==> flow/design.v <==
module register (r, rst, data, clk);
	output reg r;
	input rst,clk;
	input data;
    always @(posedge clk or negedge rst)
    begin
      if (rst==0)
	       begin
 	        r<=0;
         end
      else
        begin
          r<=data;
        end
    end
endmodule
module register3b (r, rst, data, clk);
	output reg [2:0] r;
	input rst,clk;
	input [2:0] data;
    always @(posedge clk or negedge rst)
    begin
      if (rst==0)
	       begin
 	        r[2:0]<= 3'b0;
         end
      else
        begin
          r[2:0]<=data[2:0];
        end
    end
endmodule
module register4b (r, rst, data, clk);
	output reg [3:0] r;
	input rst,clk;
	input [3:0] data;
   always @(posedge clk or negedge rst)
    begin
      if (rst==0)
	       begin
 	        r[3:0]<= 4'b0;
         end
      else
        begin
          r[3:0]<=data[3:0];
        end
    end
endmodule
module register32b (r, rst, data, clk);
	output reg [31:0] r;
	input rst,clk;
	input [31:0] data;
    always @(posedge clk or negedge rst)
    begin
      if (rst==0)
	       begin
 	        r[31:0]<= 32'b0;
         end
      else
        begin
          r[31:0]<=data[31:0];
        end
    end
endmodule
module ALU (alu_out, zero, funct, data1, data2);
	output zero;
	output reg [31:0] alu_out;
	input [31:0] data1,data2;
	input [2:0] funct;
assign zero=~(|alu_out);
always @(funct,data1,data2)
begin
  case (funct)
    3'b001: alu_out=data1+data2;
    3'B010: alu_out=data1-data2;
    3'b011: alu_out=data1&data2;
    3'b100:  alu_out=data1|data2;
    3'b101: alu_out=~data1;
    3'b110: alu_out=data1^data2;
    default:alu_out=32'b0;
  endcase
end
endmodule
module signextend (entrada,salida,tipo);
  input [27:0] entrada;
  input [1:0] tipo;
  output reg [31:0] salida;
  always @(entrada,tipo)   
  begin                    
    case (tipo)
      2'b00:   
			salida=entrada[16]?{15'b111111111111111,entrada[16:0]}:{15'b0,entrada[16:0]};
      2'b01:   
			salida=entrada[19]?{12'b111111111111,entrada[19:0]}:{12'b0,entrada[19:0]};
      2'b10:   
			salida=entrada[23]?{8'b11111111,entrada[23:0]}:{8'b0,entrada[23:0]};
      2'b11:   
			salida=entrada[27]?{4'b1111,entrada[27:0]}:{4'b0,entrada[27:0]};
    endcase
  end
endmodule
module decoder (mbs,negar,functout,RegWrite,MemtoReg,MemWrite,Branch,tipo,ALUsrc,opcode,functin);
input [2:0] functin;
input [3:0] opcode;
output reg RegWrite,MemtoReg,MemWrite,Branch,ALUsrc,mbs,negar;
output reg [2:0] functout;
output reg [1:0] tipo;
always @(opcode,functin)
begin
  case (opcode)
    4'b0000: begin
            RegWrite<=0;MemtoReg<=0;MemWrite<=0;Branch<=1;functout<=3'b010;tipo<=2'b00;ALUsrc<=0;mbs<=1;negar<=1;
          end
    4'b0001: begin
            RegWrite<=0;MemtoReg<=0;MemWrite<=0;Branch<=1;functout<=3'b010;tipo<=2'b00;ALUsrc<=0;mbs<=1;negar<=1;  
          end
    4'b0010: begin
            RegWrite<=0;MemtoReg<=0;MemWrite<=0;Branch<=1;functout<=3'b010;tipo<=2'b00;ALUsrc<=0;mbs<=1;negar<=0;  
          end
    4'b0011: begin
            RegWrite<=0;MemtoReg<=0;MemWrite<=0;Branch<=1;functout<=3'b010;tipo<=2'b00;ALUsrc<=0;mbs<=1;negar<=0;  
          end
    4'b0100: begin
            RegWrite<=0;MemtoReg<=0;MemWrite<=0;Branch<=1;functout<=3'b010;tipo<=2'b00;ALUsrc<=0;mbs<=0;negar<=1;
          end
    4'b0101: begin
            RegWrite<=0;MemtoReg<=0;MemWrite<=0;Branch<=1;functout<=3'b010;tipo<=2'b00;ALUsrc<=0;mbs<=0;negar<=1;
          end
    4'b0110: begin
            RegWrite<=0;MemtoReg<=0;MemWrite<=0;Branch<=1;functout<=3'b010;tipo<=2'b00;ALUsrc<=0;mbs<=0;negar<=0;
          end
    4'b0111: begin
            RegWrite<=0;MemtoReg<=0;MemWrite<=0;Branch<=1;functout<=3'b010;tipo<=2'b00;ALUsrc<=0;mbs<=0;negar<=0;
          end
    4'b1000: begin
            RegWrite<=1;MemtoReg<=0;MemWrite<=0;Branch<=0;functout<=functin;tipo<=2'b00;ALUsrc<=0;mbs<=0;negar<=0;
          end 
    4'b1001: begin
            RegWrite<=1;MemtoReg<=0;MemWrite<=0;Branch<=0;functout<=functin;tipo<=2'b00;ALUsrc<=1;mbs<=0;negar<=0;
          end
    4'b1010: begin
            RegWrite<=1;MemtoReg<=1;MemWrite<=0;Branch<=0;functout<=3'b001;tipo<=2'b00;ALUsrc<=1;mbs<=0;negar<=0;
          end
    4'b1011: begin
            RegWrite<=0;MemtoReg<=0;MemWrite<=1;Branch<=0;functout<=3'b001;tipo<=2'b00;ALUsrc<=1;mbs<=0;negar<=0;
          end
    4'b1100: begin
            RegWrite<=0;MemtoReg<=0;MemWrite<=0;Branch<=0;functout<=3'b000;tipo<=2'b00;ALUsrc<=1;mbs<=0;negar<=0;
          end
    4'b1101: begin
            RegWrite<=0;MemtoReg<=0;MemWrite<=0;Branch<=0;functout<=3'b000;tipo<=2'b00;ALUsrc<=1;mbs<=0;negar<=0;
          end
    4'b1110: begin
            RegWrite<=0;MemtoReg<=0;MemWrite<=0;Branch<=1;functout<=3'b001;tipo<=2'b01;ALUsrc<=1;mbs<=0;negar<=0;  
          end
    4'b1111: begin
            RegWrite<=0;MemtoReg<=0;MemWrite<=0;Branch<=1;functout<=3'b001;tipo<=2'b10;ALUsrc<=0;mbs<=0;negar<=0;  
          end
  endcase    
end
endmodule
module bancoreg (addrr, addrw, write, datain, dataout,rst,clk);    
	input [3:0] addrr,addrw;
	input write,rst,clk;
	input [31:0] datain;
	output reg [31:0] dataout;
	reg [511:0] memo;
	 always @(posedge clk or negedge rst)
	   begin
	     if (rst==0)
	       memo <= 512'b0;
	     else if (write==1)
	       memo[addrw*32 +: 32] <= datain[31:0];
	   end
	 always @(posedge clk)
	   begin
	     if (rst==1)
	       dataout[31:0] <= (write==1 && addrw==addrr) ? datain[31:0] : memo[addrr*32 +: 32];
	   end
endmodule
module IF (PCout,PCin);  
  input [31:0] PCin;
  output reg [31:0] PCout; 
  always @(PCin)
  begin
    PCout=PCin+1;
  end
endmodule
module ID (mbs,negar,jump,dato1,dato2,destinoWrOut,inm_ext,RegWriteout,MemtoReg,MemWrite,Branch,ALUsrc,funct,PCout,Instruccion,PCin,RegWritein,dataWr,destinoWrIn,rst,clk);
  input RegWritein,rst,clk;
  input [3:0] destinoWrIn;
  input [31:0] Instruccion,PCin,dataWr;
  output [31:0] dato1,dato2,inm_ext,PCout;
  output [3:0] destinoWrOut;
  output RegWriteout,MemtoReg,MemWrite,Branch,ALUsrc,mbs,negar;
  output jump;  
  output [2:0] funct;
  wire [1:0] tipo;
  decoder decodificador (
  .mbs(mbs),
  .negar(negar),
  .functout(funct),
  .RegWrite(RegWriteout),
  .MemtoReg(MemtoReg),
  .MemWrite(MemWrite),
  .Branch(Branch),
  .tipo(tipo),
  .ALUsrc(ALUsrc),
  .opcode(Instruccion[31:28]),
  .functin(Instruccion[19:17]));
  bancoreg rs (
  .addrr((Instruccion[31:28]==4'b1110)?Instruccion[27:24]:Instruccion[23:20]), 
  .addrw(destinoWrIn), 
  .write(RegWritein), 
  .datain(dataWr), 
  .dataout(dato1),
  .rst(rst),
  .clk(clk));
  bancoreg rt (
  .addrr(((Instruccion[31:28]==4'b1011)||(~Instruccion[31]))?Instruccion[27:24]:Instruccion[16:13]),
  .addrw(destinoWrIn), 
  .write(RegWritein), 
  .datain(dataWr), 
  .dataout(dato2),
  .rst(rst),
  .clk(clk));
  signextend extensor (
  .entrada(Instruccion[27:0]),
  .salida(inm_ext),
  .tipo(tipo));
  assign jump=Instruccion[31];  
  assign destinoWrOut=Instruccion[27:24];
  assign PCout=PCin;
endmodule
module EX (PCout,dataWrMem,destinoWrOut,zeroOut,alu_out,RegWriteOut,MemtoRegOut,MemWriteOut,BranchOut,RegWriteIn,MemtoRegIn,MemWriteIn,BranchIn,funct,ALUsrc,dato1,dato2,destinoWrIn,inm_ext,jump,negar,mbs,PCin);
input [31:0] dato1,dato2,inm_ext,PCin;
input [3:0] destinoWrIn;
output [3:0] destinoWrOut; 
input negar,mbs,jump,RegWriteIn,MemtoRegIn,MemWriteIn,BranchIn,ALUsrc;
input [2:0] funct;
output RegWriteOut,MemtoRegOut,MemWriteOut,BranchOut;
output zeroOut;
output [31:0] alu_out,dataWrMem,PCout;
wire zero;
ALU alu (
.alu_out(alu_out), 
.zero(zero), 
.funct(funct), 
.data1(MemWriteIn?dato2:dato1), 
.data2(ALUsrc?inm_ext:dato2));
assign PCout=jump?(ALUsrc?(dato1+inm_ext):inm_ext):(PCin+inm_ext);  
assign dataWrMem=dato1;  
assign RegWriteOut=RegWriteIn;
assign MemtoRegOut=MemtoRegIn;
assign MemWriteOut=MemWriteIn;
assign BranchOut=BranchIn;
assign destinoWrOut=destinoWrIn;
assign zeroOut=mbs?(zero?~zero:(negar?~mbs:mbs)):(negar?~zero:zero);
endmodule
module MEM (PCout,alu_outWB,PCsrc,RegWriteOut,MemtoRegOut,destinoWrOut,zero,alu_outMEM,destinoWrIn,RegWriteIn,MemtoRegIn,BranchIn,PCin,jump);
  input jump,zero,RegWriteIn,MemtoRegIn,BranchIn;
  input [31:0] alu_outMEM,PCin;
  input [3:0] destinoWrIn;
  output RegWriteOut,MemtoRegOut,PCsrc;
  output [3:0] destinoWrOut;
  output [31:0] PCout,alu_outWB;
  assign alu_outWB=alu_outMEM;
  assign PCout=jump?alu_outMEM:PCin;
  assign PCsrc=jump?BranchIn:(BranchIn&zero);
  assign RegWriteOut=RegWriteIn;
  assign MemtoRegOut=MemtoRegIn;
  assign destinoWrOut=destinoWrIn;
endmodule
module WB (RegWriteOut,destinoWrOut,res,data_mem,alu_out,destinoWrIn,RegWriteIn,MemtoRegIn);
  input [31:0] alu_out,data_mem;
  input RegWriteIn,MemtoRegIn;
  input [3:0] destinoWrIn;
  output RegWriteOut;
  output [31:0] res;
  output [3:0] destinoWrOut;
  assign RegWriteOut=RegWriteIn;
  assign destinoWrOut=destinoWrIn;
  assign res=MemtoRegIn?data_mem:alu_out;
endmodule
module RISC (destinoWrWB,escribir,PCsrc,result,PCoutMEM,NReset,clk,alu_outMEM,WriteDataInMEM,datoMemOut,InstruccionIn,PCinIF,MemWriteInMEM);
  input [31:0] datoMemOut,InstruccionIn;
  input NReset,clk;
  output escribir,PCsrc,MemWriteInMEM;
  output [3:0] destinoWrWB;
  output [31:0] result,PCoutMEM,alu_outMEM,PCinIF,WriteDataInMEM;
  wire [31:0] InstruccionIn,PCoutIF,PCinIF;
  wire [31:0] InstruccionOut,inm_extID,PCinID,PCoutID;
  wire [3:0] destinoWrOutID;
  wire mbsID,negarID,jumpID,RegWriteoutID,MemtoRegID,MemWriteID,BranchID,ALUsrcID;
  wire [2:0] functID;
  wire [31:0] dato1EX,dato2EX,inm_extEX,PCinEX,PCoutEX,dataWrMemEX,alu_outEX;
  wire [3:0] destinoWrInEX,destinoWrOutEX;
  wire [2:0] functEX;
  wire RegWriteOutEX,RegWriteInEX,MemtoRegOutEX,MemtoRegInEX,MemWriteOutEX,MemWriteInEX,BranchOutEX,BranchInEX,ALUsrcEX,zeroEX,jumpEX,negarEX,mbsEX;
  wire BranchInMEM,jumpMEM,zeroMEM,MemWriteInMEM,MemWriteOutMEM,RegWriteInMEM,RegWriteOutMEM,MemtoRegInMEM,MemtoRegOutMEM;
  wire [3:0] destinoWrInMEM,destinoWrOutMEM;
  wire [31:0] datoMemOut,PCinMEM,WriteDataInMEM,alu_outWB1;
  wire [31:0] data_mem,alu_outWB2;
  wire [3:0] destinoWrInWB;
  wire RegWriteInWB,MemtoRegInWB;
  IF IF (
  .PCout(PCoutIF),
  .PCin(PCinIF));
  ID ID (
  .mbs(mbsID),
  .negar(negarID),
  .jump(jumpID),
  .dato1(dato1EX),
  .dato2(dato2EX),
  .destinoWrOut(destinoWrOutID),
  .inm_ext(inm_extID),
  .RegWriteout(RegWriteoutID),
  .MemtoReg(MemtoRegID),
  .MemWrite(MemWriteID),
  .Branch(BranchID),
  .ALUsrc(ALUsrcID),
  .funct(functID),
  .PCout(PCoutID),
  .Instruccion(InstruccionOut),
  .PCin(PCinID),
  .RegWritein(escribir),
  .dataWr(result),
  .destinoWrIn(destinoWrWB),
  .rst(NReset),
  .clk(clk));
  EX EX (
  .PCout(PCoutEX),
  .dataWrMem(dataWrMemEX),
  .destinoWrOut(destinoWrOutEX),
  .zeroOut(zeroEX),
  .alu_out(alu_outEX),
  .RegWriteOut(RegWriteOutEX),
  .MemtoRegOut(MemtoRegOutEX),
  .MemWriteOut(MemWriteOutEX),
  .BranchOut(BranchOutEX),
  .RegWriteIn(RegWriteInEX),
  .MemtoRegIn(MemtoRegInEX),
  .MemWriteIn(MemWriteInEX),
  .BranchIn(BranchInEX),
  .funct(functEX),
  .ALUsrc(ALUsrcEX),
  .dato1(dato1EX),
  .dato2(dato2EX),
  .destinoWrIn(destinoWrInEX),
  .inm_ext(inm_extEX),
  .jump(jumpEX),
  .negar(negarEX),
  .mbs(mbsEX),
  .PCin(PCinEX));
  MEM MEM(
  .PCout(PCoutMEM),
  .alu_outWB(alu_outWB1),
  .PCsrc(PCsrc),
  .RegWriteOut(RegWriteOutMEM),
  .MemtoRegOut(MemtoRegOutMEM),
  .destinoWrOut(destinoWrOutMEM),
  .zero(zeroMEM),
  .alu_outMEM(alu_outMEM),
  .destinoWrIn(destinoWrInMEM),
  .RegWriteIn(RegWriteInMEM),
  .MemtoRegIn(MemtoRegInMEM),
  .BranchIn(BranchInMEM),
  .PCin(PCinMEM),
  .jump(jumpMEM));
  WB WB(
  .RegWriteOut(escribir),
  .destinoWrOut(destinoWrWB),
  .res(result),
  .data_mem(data_mem),
  .alu_out(alu_outWB2),
  .destinoWrIn(destinoWrInWB),
  .RegWriteIn(RegWriteInWB),
  .MemtoRegIn(MemtoRegInWB));
  register32b regPC_IFtoIF(
  .r(PCinIF), 
  .rst(NReset),
  .data(PCsrc?PCoutMEM:PCoutIF), 
  .clk(clk));
  register32b regPC_IFtoID(
  .r(PCinID), 
  .rst(NReset),
  .data(PCoutIF), 
  .clk(clk));
  register32b regInstr_IFtoID(
  .r(InstruccionOut), 
  .rst(NReset),
  .data(InstruccionIn), 
  .clk(clk));
  register4b regdestinoWr_IDtoEX(
  .r(destinoWrInEX), 
  .rst(NReset),
  .data(destinoWrOutID), 
  .clk(clk));
  register32b regInmediato_IDtoEX(
  .r(inm_extEX), 
  .rst(NReset),
  .data(inm_extID), 
  .clk(clk));
  register32b regPC_IDtoEX(
  .r(PCinEX), 
  .rst(NReset),
  .data(PCoutID), 
  .clk(clk));
  register regmbs_IDtoEX(
  .r(mbsEX), 
  .rst(NReset),
  .data(mbsID), 
  .clk(clk));
  register regnegar_IDtoEX(
  .r(negarEX), 
  .rst(NReset),
  .data(negarID), 
  .clk(clk));
  register regjump_IDtoEX(
  .r(jumpEX), 
  .rst(NReset),
  .data(jumpID), 
  .clk(clk));
  register regRegWrite_IDtoEX(
  .r(RegWriteInEX), 
  .rst(NReset),
  .data(RegWriteoutID), 
  .clk(clk));
  register regMemtoReg_IDtoEX(
  .r(MemtoRegInEX), 
  .rst(NReset),
  .data(MemtoRegID), 
  .clk(clk));
  register regMemWrite_IDtoEX(
  .r(MemWriteInEX), 
  .rst(NReset),
  .data(MemWriteID), 
  .clk(clk));
  register regBranch_IDtoEX(
  .r(BranchInEX), 
  .rst(NReset),
  .data(BranchID), 
  .clk(clk));
  register regALUsrc_IDtoEX(
  .r(ALUsrcEX), 
  .rst(NReset),
  .data(ALUsrcID), 
  .clk(clk));
  register3b regfunct_IDtoEX(
  .r(functEX), 
  .rst(NReset),
  .data(functID), 
  .clk(clk));
  register32b regPC_EXtoMEM(
  .r(PCinMEM), 
  .rst(NReset),
  .data(PCoutEX), 
  .clk(clk));
  register32b regdataWrMem_EXtoMEM(
  .r(WriteDataInMEM), 
  .rst(NReset),
  .data(dataWrMemEX), 
  .clk(clk));
  register4b regdestinoWr_EXtoMEM(
  .r(destinoWrInMEM), 
  .rst(NReset),
  .data(destinoWrOutEX), 
  .clk(clk));
  register regJump_EXtoMEM(
  .r(jumpMEM), 
  .rst(NReset),
  .data(jumpEX), 
  .clk(clk));
  register regzero_EXtoMEM(
  .r(zeroMEM), 
  .rst(NReset),
  .data(zeroEX), 
  .clk(clk));
  register regRegWrite_EXtoMEM(
  .r(RegWriteInMEM), 
  .rst(NReset),
  .data(RegWriteOutEX), 
  .clk(clk));
  register regMemtoReg_EXtoMEM(
  .r(MemtoRegInMEM), 
  .rst(NReset),
  .data(MemtoRegOutEX), 
  .clk(clk));
  register regMemWrite_EXtoMEM(
  .r(MemWriteInMEM), 
  .rst(NReset),
  .data(MemWriteOutEX), 
  .clk(clk));
  register regBranch_EXtoMEM(
  .r(BranchInMEM), 
  .rst(NReset),
  .data(BranchOutEX), 
  .clk(clk));
  register32b regalu_out_EXtoMEM(
  .r(alu_outMEM), 
  .rst(NReset),
  .data(alu_outEX), 
  .clk(clk));
  register32b regALU_out_MEMtoWB(
  .r(alu_outWB2), 
  .rst(NReset),
  .data(alu_outWB1), 
  .clk(clk));
  register32b regData_mem_out_MEMtoWB(
  .r(data_mem), 
  .rst(NReset),
  .data(datoMemOut), 
  .clk(clk));
  register regRegWrite_MEMtoWB(
  .r(RegWriteInWB), 
  .rst(NReset),
  .data(RegWriteOutMEM), 
  .clk(clk));
  register regMemtoReg_MEMtoWB(
  .r(MemtoRegInWB), 
  .rst(NReset),
  .data(MemtoRegOutMEM), 
  .clk(clk));
  register4b regdestinoWr_MEMtoWB(
  .r(destinoWrInWB), 
  .rst(NReset),
  .data(destinoWrOutMEM), 
  .clk(clk));
endmodule
# Step by step through the tools: RISC
# Tool output for the design above, in the order of the flow.
# Line numbers count from 1 in the design file above.
# Cell names lack the library's common part.
# Not given: n/a
dict set report design {
  top_module {RISC}
  clock {clk}
  library {sky130hd}
  lib_corner {tt_025C_1v80}
}

# Word level
# Counts by Yosys on the flattened word-level netlist (proc, flatten, opt, wreduce; memories kept). Register bits leave out memories and registers merged into their read ports (data or address); mux counts leave out enables and synchronous resets folded into registers. Print and check cells are left out. Cells with the same type and inputs are merged into one.
dict set report word_totals {
  reg_bits 1439
  elab_cells 137
  out_inout_bits 167
}
dict set report classes {
  addsub 6
  n_reduce_logical 23
  n_mux 31
  logic 13
  shift 4
  equal 26
}
# cell count
set ops {}
lappend ops {{512-bit by 10-bit indexed select with 32-bit output} 2}
lappend ops {{512-bit bitwise AND} 2}
lappend ops {{512-bit OR} 2}
lappend ops {{32-bit by 33-bit variable shift with 512-bit output} 1}
lappend ops {{32-bit by 33-bit variable shift with 512-bit output with constant A} 1}
lappend ops {{512-bit inverter} 1}
lappend ops {{32-bit 2-to-1 mux} 13}
lappend ops {{32-bit parallel mux with 6-bit select} 1}
lappend ops {{32-bit parallel mux with 4-bit select} 1}
lappend ops {{32-bit adder} 3}
lappend ops {{9-bit negator with 33-bit output} 1}
lappend ops {{32-bit by 1-bit adder with 32-bit output with constant B} 1}
lappend ops {{32-bit subtractor} 1}
lappend ops {{32-bit bitwise AND} 1}
lappend ops {{32-bit OR} 1}
lappend ops {{32-bit bitwise XOR} 1}
lappend ops {{32-bit inverter} 1}
lappend ops {{32-bit OR reduction} 1}
lappend ops {{4-bit == test with constant B} 8}
lappend ops {{15-bit OR reduction} 2}
lappend ops {{12-bit OR reduction} 2}
lappend ops {{10-bit OR reduction} 2}
lappend ops {{4-bit by 3-bit == test with 1-bit output with constant B} 4}
lappend ops {{14-bit OR reduction} 1}
lappend ops {{1-bit parallel mux with 2-bit select} 7}
lappend ops {{13-bit OR reduction} 1}
lappend ops {{4-bit OR reduction} 3}
lappend ops {{6-bit OR reduction} 2}
# Not listed: further kinds 21, cells in them 36.

# Depth
# Depth = most cells in a row (Yosys ltp): at word level without a register or memory, in the mapped netlist without a sequential cell, where the memories' decode and read muxes count.
dict set report depth {
  depth_word 7
  abc_area 0
  mapped_depth 25
}

# Synthesis result
# Yosys stat after the flow's synthesis: flattened, memories mapped to cells. It holds for the ABC_AREA given above (unset counts as 0); a run with the other value may have another netlist.
# cell_type count area_total_um2
set types {}
lappend types {dfrtp_1 1371 3.43E+04}
lappend types {a21oi_1 1153 5.77E+03}
lappend types {mux4_2 256 5765.53}
lappend types {nor2_1 1233 4.63E+03}
lappend types {ha_1 161 2.01E+03}
lappend types {edfxtp_1 64 1.92E+03}
lappend types {clkbuf_1 428 1.61E+03}
lappend types {nand2_1 310 1.16E+03}
lappend types {mux2i_1 93 930.893}
lappend types {xnor2_1 90 788.256}
lappend types {nand3_1 131 655.629}
lappend types {mux2_2 52 585.562}
lappend types {o21ai_0 116 580.557}
lappend types {inv_1 145 544.272}
lappend types {a21o_1 64 480.461}
lappend types {xor2_1 47 411.645}
lappend types {a211oi_1 49 367.853}
lappend types {a311oi_1 37 324.061}
# Not listed: further types 63, cells in them 479.
dict set report mapped {
  seqArea_um2 36229.7
  n_buf 497
  mapped_cells 6279
  ff_cells 1435
  synth_area_um2 66045.8
}
# By module: a second synthesis without flattening, with its own total; a netlist apart from the flattened one above.
dict set report unflattened {
  hier_cells 5233
  hier_area_um2 69855.7
}
# Each row is one instance without its submodules.
# module cells instances mod_area_um2 mod_seq_area_um2
set modules {}
lappend modules {bancoreg 1594 2 24075.6 13773.2}
lappend modules {register32b 32 10 800.8 800.8}
lappend modules {EX 655 1 4802.1 0.0}
lappend modules {ALU 663 1 4514.3 0.0}
lappend modules {MEM 75 1 833.3 0.0}
lappend modules {IF 96 1 684.4 0.0}
lappend modules {WB 41 1 581.8 0.0}
lappend modules {RISC 36 1 544.3 0.0}
lappend modules {ID 60 1 466.7 0.0}
lappend modules {register 1 16 25.0 25.0}
lappend modules {signextend 43 1 366.6 0.0}
lappend modules {register4b 4 3 100.1 100.1}
lappend modules {decoder 25 1 127.6 0.0}
lappend modules {register3b 3 1 75.1 75.1}

# Worst setup path after synthesis
# Path of least setup slack by OpenSTA after synthesis, without wires, with an ideal clock, recovery checks aside; 20% of the period is set as input and as output delay. Where synthesis merged equal registers, the netlist keeps one of their names.
dict set report synth_path {
  kind {register -> register}
  from {register regALUsrc_IDtoEX.r}
  to {register regzero_EXtoMEM.r}
  launch_ps 0
  path_stages 26
  path_slack_ps 2722
  t_required_ps 7876
  tclk_ps 8000
  path_delay_ps 5279
  setup_ps 124
  arrival_time_ps 5155
  synth_period_reached_ps 5278
}
# "path_delay_ps" = arrival - input delay + setup time.
# "path_stages": output pins that drive a net of the path, with the launching flip-flop's if there is one; two outputs of one cell count as two.
# "synth_period_reached_ps" is the clock period less the worst setup slack; recovery checks do not enter. This is arithmetic on one report: input and output delays are still those of the set period (20% each).
# Between the ends stands the longest chain of elaborated cells between them, by number of cells; it is not shown to be the way that was timed. Of several equally long chains one is given.
# Each line given opens the expression or statement behind the cell; cells for indexed reads and writes are added by Yosys, which also makes memories of some case tables.
dict set report synth_via {
  cell_sequence {dfrtp_1 -> clkbuf_1 -> buf_4 -> mux2i_1 -> inv_2 -> nor2_1 -> nand3_1 -> nor3_1 -> and4_1 -> clkbuf_1 -> a21oi_1 -> xnor2_1 -> ha_1 -> clkbuf_1 -> and3_1 -> and2_1 -> a222oi_1 -> nor3_1 -> a311oi_1 -> nand2_1 -> nor4_1 -> nand4b_1 -> or4b_1 -> nor3_2 -> mux2i_1 -> nor3_2}
  elab_chain_cells 7
  cells_between 12
  lines_between 9
  cone_classes {2 x add/sub; 5 x mux; 4 x logic; 1 x reduce/logical}
}
# element line_no
set synth_lines {}
lappend synth_lines {{start, declared} 2} ;# output reg r;
lappend synth_lines {{start, assigned} 9} ;# r<=0;
lappend synth_lines {{start, assigned} 13} ;# r<=data;
lappend synth_lines {{32-bit 2-to-1 mux} 250} ;# .data2(ALUsrc?inm_ext:dato2));
lappend synth_lines {{32-bit subtractor} 75} ;# 3'B010: alu_out=data1-data2;
lappend synth_lines {{32-bit parallel mux with 6-bit select} 73} ;# case (funct)
lappend synth_lines {{32-bit OR reduction} 70} ;# assign zero=~(|alu_out);
lappend synth_lines {{1-bit inverter} 70}
lappend synth_lines {{1-bit 2-to-1 mux (2 in a row)} 258} ;# assign zeroOut=mbs?(zero?~zero:(negar?~mbs:mbs)):(negar?~zero:zero);
lappend synth_lines {{end, assigned} 9}
lappend synth_lines {{end, assigned} 13}
lappend synth_lines {{end, declared} 2}

# Path in the finished layout
# Path of least setup slack in the final report of entry A (OpenROAD, finished layout, wires in). Where an end is a register, its clock arrival counts in the times.
# The path's times are printed in steps of 10 ps; the period is the one set.
dict set report layout_path {
  kind {register -> register}
  from {register regALUsrc_IDtoEX.r}
  to {register regzero_EXtoMEM.r}
  launch_ps 780
  setup_ps 110
  path_stages 22
  t_required_ps 8670
  tclk_ps 8000
  path_slack_ps 1490
  arrival_time_ps 7180
}
# Between the ends stands the longest chain of elaborated cells between them, by number of cells; it is not shown to be the way that was timed. Of several equally long chains one is given.
dict set report layout_via {
  cell_sequence {dfrtp_2 -> mux2i_1 -> inv_2 -> nor2_1 -> nand3_1 -> nor3_1 -> nand2_1 -> o21ai_0 -> xnor2_1 -> ha_1 -> and4_1 -> nand2_1 -> o211ai_1 -> o31ai_1 -> o211ai_1 -> a221oi_1 -> xor2_1 -> o211ai_1 -> or3_1 -> nor3_2 -> mux2i_1 -> nor3_2}
  elab_chain_cells 7
  cells_between 12
  lines_between 9
  cone_classes {2 x add/sub; 5 x mux; 4 x logic; 1 x reduce/logical}
}
# element line_no
set layout_lines {}
lappend layout_lines {{start, declared} 2} ;# output reg r;
lappend layout_lines {{start, assigned} 9} ;# r<=0;
lappend layout_lines {{start, assigned} 13} ;# r<=data;
lappend layout_lines {{32-bit 2-to-1 mux} 250} ;# .data2(ALUsrc?inm_ext:dato2));
lappend layout_lines {{32-bit subtractor} 75} ;# 3'B010: alu_out=data1-data2;
lappend layout_lines {{32-bit parallel mux with 6-bit select} 73} ;# case (funct)
lappend layout_lines {{32-bit OR reduction} 70} ;# assign zero=~(|alu_out);
lappend layout_lines {{1-bit inverter} 70}
lappend layout_lines {{1-bit 2-to-1 mux (2 in a row)} 258} ;# assign zeroOut=mbs?(zero?~zero:(negar?~mbs:mbs)):(negar?~zero:zero);
lappend layout_lines {{end, assigned} 9}
lappend layout_lines {{end, assigned} 13}
lappend layout_lines {{end, declared} 2}

# Flow runs of RISC

Measured data: module RISC, platform sky130hd, 2 stored runs of the flow under differing settings, order arbitrary. Input and output delays are each 20% of the period that was set; the output load is 0.01 pF.
"period_less_ws_ps": clock period set for the run, less the worst setup slack. It is reckoned from that one timing run; input and output delays stay at 20% of the period that was set.
"worst_setup_path_time_ps": the worst setup path's part of the clock period (all of it between registers, 20% less for each end at a port) less its slack. A launch clock that arrives late makes it longer, a capture clock that arrives late makes it shorter.
"totalPower_w" is the tool's figure for a default switching activity; nothing was simulated.
"worst_setup_path_time_ps" is given in steps of 10 ps.

# entry A
==> flow/run.sh <==
#!/bin/bash
# the make line also repeats the synthesis and layout settings of config.mk as NAME=value (left out here)
make -C /OpenROAD-flow-scripts/flow DESIGN_CONFIG=/design/flow/config.mk WORK_HOME=/design/flow/orfs CLKGATE_MAP_FILE= finish
==> flow/config.mk <==
export PLATFORM = sky130hd
export DESIGN_NAME = RISC
export DESIGN_NICKNAME = RISC
export VERILOG_FILES = /design/flow/design.v
export SDC_FILE = /design/flow/constraint.sdc
export NUM_CORES = 4
export LEC_CHECK = 0
export CAP_MARGIN = 20
export CORE_MARGIN = 2
export CORE_UTILIZATION = 40
export SLEW_MARGIN = 20
==> flow/constraint.sdc <==
create_clock -name core_clock -period 8.0 [get_ports {clk}]
set_input_delay 1.6000 -clock core_clock [delete_from_list [all_inputs] [get_ports {clk}]]
set_output_delay 1.6000 -clock core_clock [all_outputs]
set_load 0.01 [all_outputs]

==> entry A: results <==
period_less_ws_ps=6509
setup_tns_ps=0
dieArea_um2=168379.0
finish.utilization_pct=46.4
synth_chip_area_um2=66045.8
totalPower_w=0.025251
worst_setup_path_time_ps=6510
worst_setup_path_type="register -> register"
setup_ws_ps=1491

# entry B
==> flow/run.sh <==
#!/bin/bash
# the make line also repeats the synthesis and layout settings of config.mk as NAME=value (left out here)
make -C /OpenROAD-flow-scripts/flow DESIGN_CONFIG=/design/flow/config.mk WORK_HOME=/design/flow/orfs CLKGATE_MAP_FILE= finish
==> flow/config.mk <==
export PLATFORM = sky130hd
export DESIGN_NAME = RISC
export DESIGN_NICKNAME = RISC
export VERILOG_FILES = /design/flow/design.v
export SDC_FILE = /design/flow/constraint.sdc
export NUM_CORES = 4
export LEC_CHECK = 0
export CAP_MARGIN = 20
export CORE_MARGIN = 2
export CORE_UTILIZATION = 20
export SLEW_MARGIN = 20
==> flow/constraint.sdc <==
create_clock -name core_clock -period 6.66 [get_ports {clk}]
set_input_delay 1.3320 -clock core_clock [delete_from_list [all_inputs] [get_ports {clk}]]
set_output_delay 1.3320 -clock core_clock [all_outputs]
set_load 0.01 [all_outputs]

==> entry B: results <==
period_less_ws_ps=6146
setup_tns_ps=0
dieArea_um2=334842.0
finish.utilization_pct=24.0
synth_chip_area_um2=66045.8
totalPower_w=0.030074
worst_setup_path_time_ps=6150
worst_setup_path_type="register -> register"
setup_ws_ps=514
